==> flow/design.v <==
module ntt_16point(
    input wire clk,
    input wire rst,
    input wire start,
    input wire [111:0] data_in,
    output reg done,
    output reg [6:0] result_0,
    output reg [6:0] result_1,
    output reg [6:0] result_2,
    output reg [6:0] result_3,
    output reg [6:0] result_4,
    output reg [6:0] result_5,
    output reg [6:0] result_6,
    output reg [6:0] result_7,
    output reg [6:0] result_8,
    output reg [6:0] result_9,
    output reg [6:0] result_10,
    output reg [6:0] result_11,
    output reg [6:0] result_12,
    output reg [6:0] result_13,
    output reg [6:0] result_14,
    output reg [6:0] result_15
);
    localparam Q = 97;
    wire [6:0] omega [0:15];
    wire [6:0] input_data [0:15];
    reg [6:0] data [0:15];
    reg [3:0] stage;
    reg [4:0] i;
    reg computing;
    reg [3:0] m, k, j;
    reg [6:0] t, u, tw;
    reg [4:0] twiddle_idx;
    assign omega[0] = 1;
    assign omega[1] = 27;
    assign omega[2] = 50;
    assign omega[3] = 41;
    assign omega[4] = 96;
    assign omega[5] = 70;
    assign omega[6] = 47;
    assign omega[7] = 56;
    assign omega[8] = 1;
    assign omega[9] = 27;
    assign omega[10] = 50;
    assign omega[11] = 41;
    assign omega[12] = 96;
    assign omega[13] = 70;
    assign omega[14] = 47;
    assign omega[15] = 56;
    genvar gk;
    generate
        for (gk = 0; gk < 16; gk = gk + 1) begin : g_in
            assign input_data[gk] = data_in[7*gk +: 7];
        end
    endgenerate
    function [6:0] mod_mult;
        input [6:0] a;
        input [6:0] b;
        reg [13:0] temp;
        begin
            temp = a * b;
            mod_mult = temp % Q;
        end
    endfunction
    function [6:0] mod_add;
        input [6:0] a;
        input [6:0] b;
        reg [7:0] temp;
        begin
            temp = a + b;
            if (temp >= Q)
                mod_add = temp - Q;
            else
                mod_add = temp[6:0];
        end
    endfunction
    function [6:0] mod_sub;
        input [6:0] a;
        input [6:0] b;
        reg signed [7:0] temp;
        begin
            temp = a - b;
            if (temp < 0)
                mod_sub = temp + Q;
            else
                mod_sub = temp[6:0];
        end
    endfunction
    function [3:0] bit_reverse;
        input [3:0] idx;
        begin
            bit_reverse = {idx[0], idx[1], idx[2], idx[3]};
        end
    endfunction
    always @(posedge clk) begin
        if (rst) begin
            done <= 0;
            computing <= 0;
            stage <= 0;
            i <= 0;
        end else begin
            if (start && !computing) begin
                data[0] <= input_data[bit_reverse(0)];
                data[1] <= input_data[bit_reverse(1)];
                data[2] <= input_data[bit_reverse(2)];
                data[3] <= input_data[bit_reverse(3)];
                data[4] <= input_data[bit_reverse(4)];
                data[5] <= input_data[bit_reverse(5)];
                data[6] <= input_data[bit_reverse(6)];
                data[7] <= input_data[bit_reverse(7)];
                data[8] <= input_data[bit_reverse(8)];
                data[9] <= input_data[bit_reverse(9)];
                data[10] <= input_data[bit_reverse(10)];
                data[11] <= input_data[bit_reverse(11)];
                data[12] <= input_data[bit_reverse(12)];
                data[13] <= input_data[bit_reverse(13)];
                data[14] <= input_data[bit_reverse(14)];
                data[15] <= input_data[bit_reverse(15)];
                computing <= 1;
                done <= 0;
                stage <= 0;
                i <= 0;
            end else if (computing) begin
                if (stage < 4) begin
                    if (i < 16) begin
                        m = 1 << stage;   
                        k = i >> (stage + 1);   
                        j = i & ((1 << (stage + 1)) - 1);   
                        if (j < m) begin
                            twiddle_idx = (j << (4 - stage - 1)) & 15;
                            tw = omega[twiddle_idx];
                            t = mod_mult(tw, data[i + m]);
                            u = data[i];
                            data[i] <= mod_add(u, t);
                            data[i + m] <= mod_sub(u, t);
                        end
                        i <= i + 1;
                    end else begin
                        i <= 0;
                        stage <= stage + 1;
                    end
                end else begin
                    result_0 <= data[0];
                    result_1 <= data[1];
                    result_2 <= data[2];
                    result_3 <= data[3];
                    result_4 <= data[4];
                    result_5 <= data[5];
                    result_6 <= data[6];
                    result_7 <= data[7];
                    result_8 <= data[8];
                    result_9 <= data[9];
                    result_10 <= data[10];
                    result_11 <= data[11];
                    result_12 <= data[12];
                    result_13 <= data[13];
                    result_14 <= data[14];
                    result_15 <= data[15];
                    done <= 1;
                    computing <= 0;
                end
            end
        end
    end
endmodule
-- Step by step through the tools: ntt_16point
What the tools print for ntt_16point, step after step.
Line numbers count from 1 in the design file above.
Operators: Yosys type, input widths -> output width; for muxes data width and select width s.
The mark -- stands for no value.
- design top: ntt_16point
- clock input: clk
- library: sky130hd
- library corner: tt_025C_1v80

-- Elaborated design
Source: Yosys, flattened and elaborated, memories not mapped. Widths are those after wreduce. Print and check cells do not count. Equal cells are merged and count once.
Yosys's memory passes give these memory sizes; they may raise the number of words (mostly to a power of two), join words into wider ones and drop unused or constant bits.
- noted input bits: 115
- noted output and inout bits: 113
- noted memory cells: 1
- elaborated cells at 140
- noted register bits: 11
- bits in writable memories: 112
- memories (name ; words ; bits a word ; line ; RTL):
    data ; 16 ; 7 ; 27 ; reg [6:0] data [0:15];
- noted $lt $le $gt $ge: 5
- shift operators: 3
- muxes and demuxes: 79
- reductions and logical operators at 16
- noted add/sub/neg operators: 10
- div/mod/pow operators: 1
- equality and inequality tests at 15
- noted $mul: 1
- bitwise gates (word level) at 5
- operators by type and width (cell ; count):
    $mux 7 ; 52
    $mod 14x7->32 const B ; 1
    $mul 7x7->14 ; 1
    $pmux 7 s8 ; 1
    $mux 4 ; 14
    $shl 4x32->4 ; 1
    $eq 4x4->1 const B ; 8
    $reduce_or 2->1 ; 9
    $eq 4x3->1 const B ; 4
    $mux 1 ; 11
    $eq 4x2->1 const B ; 2
    $add 7x7->8 ; 1
    $sub 7x7->8 ; 1
    $lt 8x1->1 const B ; 1
    $ge 8x7->1 const B ; 1
    $add 7x6->7 const B ; 1
    $sub 7x7->7 const B ; 1
    $sub 5x2->6 const B ; 1
    $shl 1x5->4 const A ; 1
    $sub 3x4->5 const A ; 1
    $add 4x1->5 const B ; 1
    $add 5x1->5 const B ; 1
    $lt 5x5->1 const B ; 1
    $mux 5 ; 1
    $not 1->1 ; 4
    $shl 2x4->4 const A ; 1
    $reduce_and 2->1 ; 2
    $sub 4x1->4 const B ; 1
Other operator kinds: 10; their cells: 10.

-- Longest topological paths
Longest topological path by Yosys (ltp), each cell counted once; first at word level (registers and memories cut), then after technology mapping (sequential cells cut; the memories' decode and read muxes count).
- depth after elaboration: 25
- noted ABC_AREA: 0
- mapped depth: 78
- mapped depth without buffers at 72

-- After synthesis
Source: synth_stat.txt of the flow (Yosys; design flattened, memories mapped). It holds for the ABC_AREA given above (unset counts as 0); a run with the other value may have another netlist.
- cell types (type ; count ; area in all (µm²)):
    sky130_fd_sc_hd__edfxtp_1 ; 224 ; 6.73E+03
    sky130_fd_sc_hd__mux4_2 ; 63 ; 1.42E+03
    sky130_fd_sc_hd__nand2_1 ; 248 ; 930.893
    sky130_fd_sc_hd__ha_1 ; 70 ; 875.84
    sky130_fd_sc_hd__o21ai_0 ; 115 ; 575.552
    sky130_fd_sc_hd__fa_1 ; 27 ; 540.518
    sky130_fd_sc_hd__nor2_1 ; 122 ; 457.939
    sky130_fd_sc_hd__o211ai_1 ; 52 ; 390.374
    sky130_fd_sc_hd__xnor2_1 ; 44 ; 385.37
    sky130_fd_sc_hd__a21oi_1 ; 69 ; 345.331
    sky130_fd_sc_hd__nand3_1 ; 66 ; 330.317
    sky130_fd_sc_hd__mux2i_1 ; 31 ; 310.298
    sky130_fd_sc_hd__dfxtp_1 ; 15 ; 300.288
    sky130_fd_sc_hd__a31oi_1 ; 45 ; 281.52
    sky130_fd_sc_hd__clkbuf_1 ; 67 ; 251.491
    sky130_fd_sc_hd__and2_1 ; 31 ; 193.936
    sky130_fd_sc_hd__inv_1 ; 51 ; 191.434
    sky130_fd_sc_hd__nor2b_1 ; 27 ; 168.912
Not listed: further types 74, cells in them 286.
- cell count at 1653
- noted mapped flip-flops: 239
- buffer cells at 83
- sequential area: 7026.7 µm²
- noted mapped area: 16917.5 µm²

-- Timing after synthesis
OpenSTA on the mapped netlist: ideal clock, no wires. The path of least setup slack (recovery checks aside). Input and output delay are each 20% of the period. Register names are those of the netlist, which keeps one name where synthesis merged equal registers.
- path kind: reg-to-reg
- start: reg stage[2]
- end: mem data[2][6]
- launch time at the first pin: 0 ps
- path slack: -677 ps
- buffers on the path at 8
- data arrival time: 16409 ps
- driving pins on the path at 71
- noted data required time: 15732 ps
- setup time: 268 ps
- path delay: 16677 ps
- clock period at 16000 ps
- noted synthesis period reached: 16677 ps
"path delay" = arrival - input delay + setup time.
"driving pins on the path" counts driving pins, that of a launching flip-flop among them; a cell with two outputs on the path counts twice.
"synthesis period reached" = period - worst setup slack (recovery checks aside). The figure is calculated, with input and output delays left at 20% of the set period.
Between the ends stands the longest chain of elaborated cells between them, by number of cells; it is not shown to be the way that was timed. Of several equally long chains one is given.
A line is the first line of the expression or statement that the cell stems from. Yosys adds cells for indexed reads and writes and turns some case tables into memories.
A register here has more assigning lines than the two given.
- cell sequence: sky130_fd_sc_hd__dfxtp_1 sky130_fd_sc_hd__clkbuf_1 sky130_fd_sc_hd__or2_2 sky130_fd_sc_hd__nor3_1 sky130_fd_sc_hd__ha_1 sky130_fd_sc_hd__clkbuf_1 sky130_fd_sc_hd__buf_1 sky130_fd_sc_hd__clkbuf_1 sky130_fd_sc_hd__mux4_2 sky130_fd_sc_hd__mux2i_1 sky130_fd_sc_hd__a21oi_1 sky130_fd_sc_hd__nand2_1 sky130_fd_sc_hd__fa_1 sky130_fd_sc_hd__fa_1 sky130_fd_sc_hd__inv_1 sky130_fd_sc_hd__fa_1 sky130_fd_sc_hd__fa_1 sky130_fd_sc_hd__ha_1 [35 not listed] sky130_fd_sc_hd__nor2_2 sky130_fd_sc_hd__mux2_1 sky130_fd_sc_hd__fa_1 sky130_fd_sc_hd__nor2_1 sky130_fd_sc_hd__nor2_1 sky130_fd_sc_hd__nor2_1 sky130_fd_sc_hd__nor2_1 sky130_fd_sc_hd__xnor2_1 sky130_fd_sc_hd__nand2_1 sky130_fd_sc_hd__o31ai_1 sky130_fd_sc_hd__mux2i_1 sky130_fd_sc_hd__a21oi_1 sky130_fd_sc_hd__nor2_1 sky130_fd_sc_hd__xnor2_1 sky130_fd_sc_hd__clkbuf_1 sky130_fd_sc_hd__nand2_1 sky130_fd_sc_hd__o211ai_1 sky130_fd_sc_hd__o21ai_0
- noted cells in the longest elaborated chain: 25
- elaborated cells between the ends (all ways) at 83
- those cells by class: add/sub: 9; mul: 1; div: 1; compare: 4; eq/ne: 15; shift: 3; mux: 39; logic: 1; reduce/logical: 9; memory: 1
- ends and longest elaborated chain, after synthesis (what ; line ; RTL):
    start: declaration ; 28 ; reg [3:0] stage;
    start: assignment ; 99 ; stage <= 0;
    start: assignment ; 140 ; stage <= stage + 1;
    $add 4x1->5 ; 128 ; j = i & ((1 << (stage + 1)) - 1);
    $shl 1x5->4 ; 128 ;
    $sub 4x1->4 ; 128 ;
    $and 4x4->4 ; 128 ;
    $shl 4x32->4 ; 130 ; twiddle_idx = (j << (4 - stage - 1)) & 15;
    $eq 4x4->1 ; 131 ; tw = omega[twiddle_idx];
    $reduce_or 2->1 ; -- ;
    [11 not listed] ; -- ;
    $mux 7 ; 71 ; if (temp >= Q)
    $mux 7 ; 129 ; if (j < m) begin
    $mux 7 ; 125 ; if (i < 16) begin
    $mux 7 ; 124 ; if (stage < 4) begin
    $mux 7 ; 123 ; end else if (computing) begin
    $mux 7 ; 102 ; if (start && !computing) begin
    $mux 7 ; 96 ; if (rst) begin
    end: declaration ; 27 ; reg [6:0] data [0:15];

-- Worst path after layout
From the final timing report of flow run A: the path of least setup slack in the routed layout; clock arrival at registers is part of the times.
The path's times are printed in steps of 10 ps; the period is the one set.
- path kind: reg-to-reg
- start: reg stage[2]
- end: mem data[8][4]
- setup time: 270 ps
- path slack: 5740 ps
- driving pins on the path at 70
- clock period at 24000 ps
- launch time at the first pin: 590 ps
- data arrival time: 18580 ps
- noted data required time: 24320 ps
- buffers on the path at 2
Between the ends stands the longest chain of elaborated cells between them, by number of cells; it is not shown to be the way that was timed. Of several equally long chains one is given.
A register here has more assigning lines than the two given.
- cell sequence: sky130_fd_sc_hd__dfxtp_1 sky130_fd_sc_hd__or2_2 sky130_fd_sc_hd__nor3_1 sky130_fd_sc_hd__ha_2 sky130_fd_sc_hd__fa_2 sky130_fd_sc_hd__buf_4 sky130_fd_sc_hd__mux4_2 sky130_fd_sc_hd__nor2b_1 sky130_fd_sc_hd__a211oi_1 sky130_fd_sc_hd__a21oi_2 sky130_fd_sc_hd__nand2_1 sky130_fd_sc_hd__fa_1 sky130_fd_sc_hd__fa_1 sky130_fd_sc_hd__inv_1 sky130_fd_sc_hd__fa_1 sky130_fd_sc_hd__fa_1 sky130_fd_sc_hd__ha_1 sky130_fd_sc_hd__a21o_1 [34 not listed] sky130_fd_sc_hd__inv_1 sky130_fd_sc_hd__fa_1 sky130_fd_sc_hd__nor2_1 sky130_fd_sc_hd__nor2_1 sky130_fd_sc_hd__nor2_1 sky130_fd_sc_hd__nor2_1 sky130_fd_sc_hd__o21bai_1 sky130_fd_sc_hd__a21oi_1 sky130_fd_sc_hd__xnor2_2 sky130_fd_sc_hd__o31ai_1 sky130_fd_sc_hd__o31ai_1 sky130_fd_sc_hd__a21oi_4 sky130_fd_sc_hd__nor3b_1 sky130_fd_sc_hd__xor2_2 sky130_fd_sc_hd__buf_4 sky130_fd_sc_hd__o21ai_0 sky130_fd_sc_hd__nand2_1 sky130_fd_sc_hd__o21ai_0
- noted cells in the longest elaborated chain: 25
- elaborated cells between the ends (all ways) at 83
- those cells by class: add/sub: 9; mul: 1; div: 1; compare: 4; eq/ne: 15; shift: 3; mux: 39; logic: 1; reduce/logical: 9; memory: 1
- ends and longest elaborated chain, after layout (what ; line ; RTL):
    start: declaration ; 28 ; reg [3:0] stage;
    start: assignment ; 99 ; stage <= 0;
    start: assignment ; 140 ; stage <= stage + 1;
    $add 4x1->5 ; 128 ; j = i & ((1 << (stage + 1)) - 1);
    $shl 1x5->4 ; 128 ;
    $sub 4x1->4 ; 128 ;
    $and 4x4->4 ; 128 ;
    $shl 4x32->4 ; 130 ; twiddle_idx = (j << (4 - stage - 1)) & 15;
    $eq 4x4->1 ; 131 ; tw = omega[twiddle_idx];
    $reduce_or 2->1 ; -- ;
    [11 not listed] ; -- ;
    $mux 7 ; 71 ; if (temp >= Q)
    $mux 7 ; 129 ; if (j < m) begin
    $mux 7 ; 125 ; if (i < 16) begin
    $mux 7 ; 124 ; if (stage < 4) begin
    $mux 7 ; 123 ; end else if (computing) begin
    $mux 7 ; 102 ; if (start && !computing) begin
    $mux 7 ; 96 ; if (rst) begin
    end: declaration ; 27 ; reg [6:0] data [0:15];

Appendix: measured runs

Below are 4 stored runs of the flow (Yosys, OpenROAD; platform sky130hd) on ntt_16point, each with its settings and what was measured, unordered. Constraints: input delay and output delay 20% of the set period each, output load 0.01 pF.
By "worst path time" is meant the share of the clock period that the worst setup path is allowed (20% is reserved at inputs, 20% at outputs), minus its slack. Clock arrival times at its registers enter into it.
By "power consumption" is meant OpenSTA's value without simulated activity: inputs other than the clock are taken to toggle once in ten clock periods, and the tool carries that through the logic.
"worst path time" is known to 10 ps.

Flow run A

==> flow/run.sh <==
#!/bin/bash
# the make line also repeats the synthesis and layout settings of config.mk as NAME=value (left out here)
make -C /OpenROAD-flow-scripts/flow DESIGN_CONFIG=/design/flow/config.mk WORK_HOME=/design/flow/orfs CLKGATE_MAP_FILE= finish
==> flow/config.mk <==
export PLATFORM = sky130hd
export DESIGN_NAME = ntt_16point
export DESIGN_NICKNAME = ntt_16point
export VERILOG_FILES = /design/flow/design.v
export SDC_FILE = /design/flow/constraint.sdc
export NUM_CORES = 4
export LEC_CHECK = 0
export ABC_AREA = 0
export CAP_MARGIN = 20
export CELL_PAD_IN_SITES_DETAIL_PLACEMENT = 1
export CORE_MARGIN = 2
export CORE_UTILIZATION = 29
export CTS_CLUSTER_SIZE = 35
export GPL_ROUTABILITY_DRIVEN = 1
export HOLD_SLACK_MARGIN = 0.08
export PLACE_DENSITY_LB_ADDON = 0.07
export SETUP_SLACK_MARGIN = 4.63
export SLEW_MARGIN = 15
export TNS_END_PERCENT = 5
==> flow/constraint.sdc <==
create_clock -name core_clock -period 24.0 [get_ports {clk}]
set_input_delay 4.8000 -clock core_clock [delete_from_list [all_inputs] [get_ports {clk}]]
set_output_delay 4.8000 -clock core_clock [all_outputs]
set_load 0.01 [all_outputs]

Measured in flow run A:
- post-synthesis cell area: 16917.5 µm²
- noted the overall die area: 60285.0 µm²
- standard-cell area after layout: 21339.2 µm²
- noted the worst slack on setup checks: 5742 ps
- summed negative setup slack at 0 ps
- worst hold slack in the final report at 455 ps
- power consumption at 1890 µW
- noted the worst path time: 18260 ps
- critical path kind: reg-to-reg

Flow run B

==> flow/run.sh <==
#!/bin/bash
# the make line also repeats the synthesis and layout settings of config.mk as NAME=value (left out here)
make -C /OpenROAD-flow-scripts/flow DESIGN_CONFIG=/design/flow/config.mk WORK_HOME=/design/flow/orfs CLKGATE_MAP_FILE= finish
==> flow/config.mk <==
export PLATFORM = sky130hd
export DESIGN_NAME = ntt_16point
export DESIGN_NICKNAME = ntt_16point
export VERILOG_FILES = /design/flow/design.v
export SDC_FILE = /design/flow/constraint.sdc
export NUM_CORES = 4
export LEC_CHECK = 0
export ABC_AREA = 1
export CAP_MARGIN = 20
export CELL_PAD_IN_SITES_DETAIL_PLACEMENT = 1
export CELL_PAD_IN_SITES_GLOBAL_PLACEMENT = 3
export CORE_ASPECT_RATIO = 0.78
export CORE_MARGIN = 5
export CORE_UTILIZATION = 29
export CTS_CLUSTER_DIAMETER = 278
export CTS_CLUSTER_SIZE = 35
export GPL_ROUTABILITY_DRIVEN = 1
export GPL_TIMING_DRIVEN = 0
export HOLD_SLACK_MARGIN = 0.08
export PLACE_DENSITY_LB_ADDON = 0.07
export SLEW_MARGIN = 0
export TNS_END_PERCENT = 15
==> flow/constraint.sdc <==
create_clock -name core_clock -period 27.2 [get_ports {clk}]
set_input_delay 5.4400 -clock core_clock [delete_from_list [all_inputs] [get_ports {clk}]]
set_output_delay 5.4400 -clock core_clock [all_outputs]
set_load 0.01 [all_outputs]

Measured in flow run B:
- post-synthesis cell area: 17068.9 µm²
- noted the overall die area: 63848.2 µm²
- standard-cell area after layout: 20774.9 µm²
- noted the worst slack on setup checks: 7015 ps
- summed negative setup slack at 0 ps
- worst hold slack in the final report at 477 ps
- power consumption at 1506 µW
- noted the worst path time: 20180 ps
- critical path kind: reg-to-reg

Flow run C

==> flow/run.sh <==
#!/bin/bash
# the make line also repeats the synthesis and layout settings of config.mk as NAME=value (left out here)
make -C /OpenROAD-flow-scripts/flow DESIGN_CONFIG=/design/flow/config.mk WORK_HOME=/design/flow/orfs CLKGATE_MAP_FILE= finish
==> flow/config.mk <==
export PLATFORM = sky130hd
export DESIGN_NAME = ntt_16point
export DESIGN_NICKNAME = ntt_16point
export VERILOG_FILES = /design/flow/design.v
export SDC_FILE = /design/flow/constraint.sdc
export NUM_CORES = 4
export LEC_CHECK = 0
export CAP_MARGIN = 20
export CORE_MARGIN = 2
export CORE_UTILIZATION = 40
export SLEW_MARGIN = 20
==> flow/constraint.sdc <==
create_clock -name core_clock -period 16.0 [get_ports {clk}]
set_input_delay 3.2000 -clock core_clock [delete_from_list [all_inputs] [get_ports {clk}]]
set_output_delay 3.2000 -clock core_clock [all_outputs]
set_load 0.01 [all_outputs]

Measured in flow run C:
- post-synthesis cell area: 16917.5 µm²
- noted the overall die area: 43955.2 µm²
- standard-cell area after layout: 21942.3 µm²
- noted the worst slack on setup checks: 525 ps
- summed negative setup slack at 0 ps
- worst hold slack in the final report at 449 ps
- power consumption at 2822 µW
- noted the worst path time: 15470 ps
- critical path kind: reg-to-reg

Flow run D

==> flow/run.sh <==
#!/bin/bash
# the make line also repeats the synthesis and layout settings of config.mk as NAME=value (left out here)
make -C /OpenROAD-flow-scripts/flow DESIGN_CONFIG=/design/flow/config.mk WORK_HOME=/design/flow/orfs CLKGATE_MAP_FILE= finish
==> flow/config.mk <==
export PLATFORM = sky130hd
export DESIGN_NAME = ntt_16point
export DESIGN_NICKNAME = ntt_16point
export VERILOG_FILES = /design/flow/design.v
export SDC_FILE = /design/flow/constraint.sdc
export NUM_CORES = 4
export LEC_CHECK = 0
export CAP_MARGIN = 20
export CORE_MARGIN = 2
export CORE_UTILIZATION = 40
export SETUP_SLACK_MARGIN = 1.16
export SLEW_MARGIN = 20
==> flow/constraint.sdc <==
create_clock -name core_clock -period 15.7 [get_ports {clk}]
set_input_delay 3.1400 -clock core_clock [delete_from_list [all_inputs] [get_ports {clk}]]
set_output_delay 3.1400 -clock core_clock [all_outputs]
set_load 0.01 [all_outputs]

Measured in flow run D:
- post-synthesis cell area: 16917.5 µm²
- noted the overall die area: 43955.2 µm²
- standard-cell area after layout: 23234.8 µm²
- noted the worst slack on setup checks: 501 ps
- summed negative setup slack at 0 ps
- worst hold slack in the final report at 457 ps
- power consumption at 3358 µW
- noted the worst path time: 15200 ps
- critical path kind: reg-to-reg
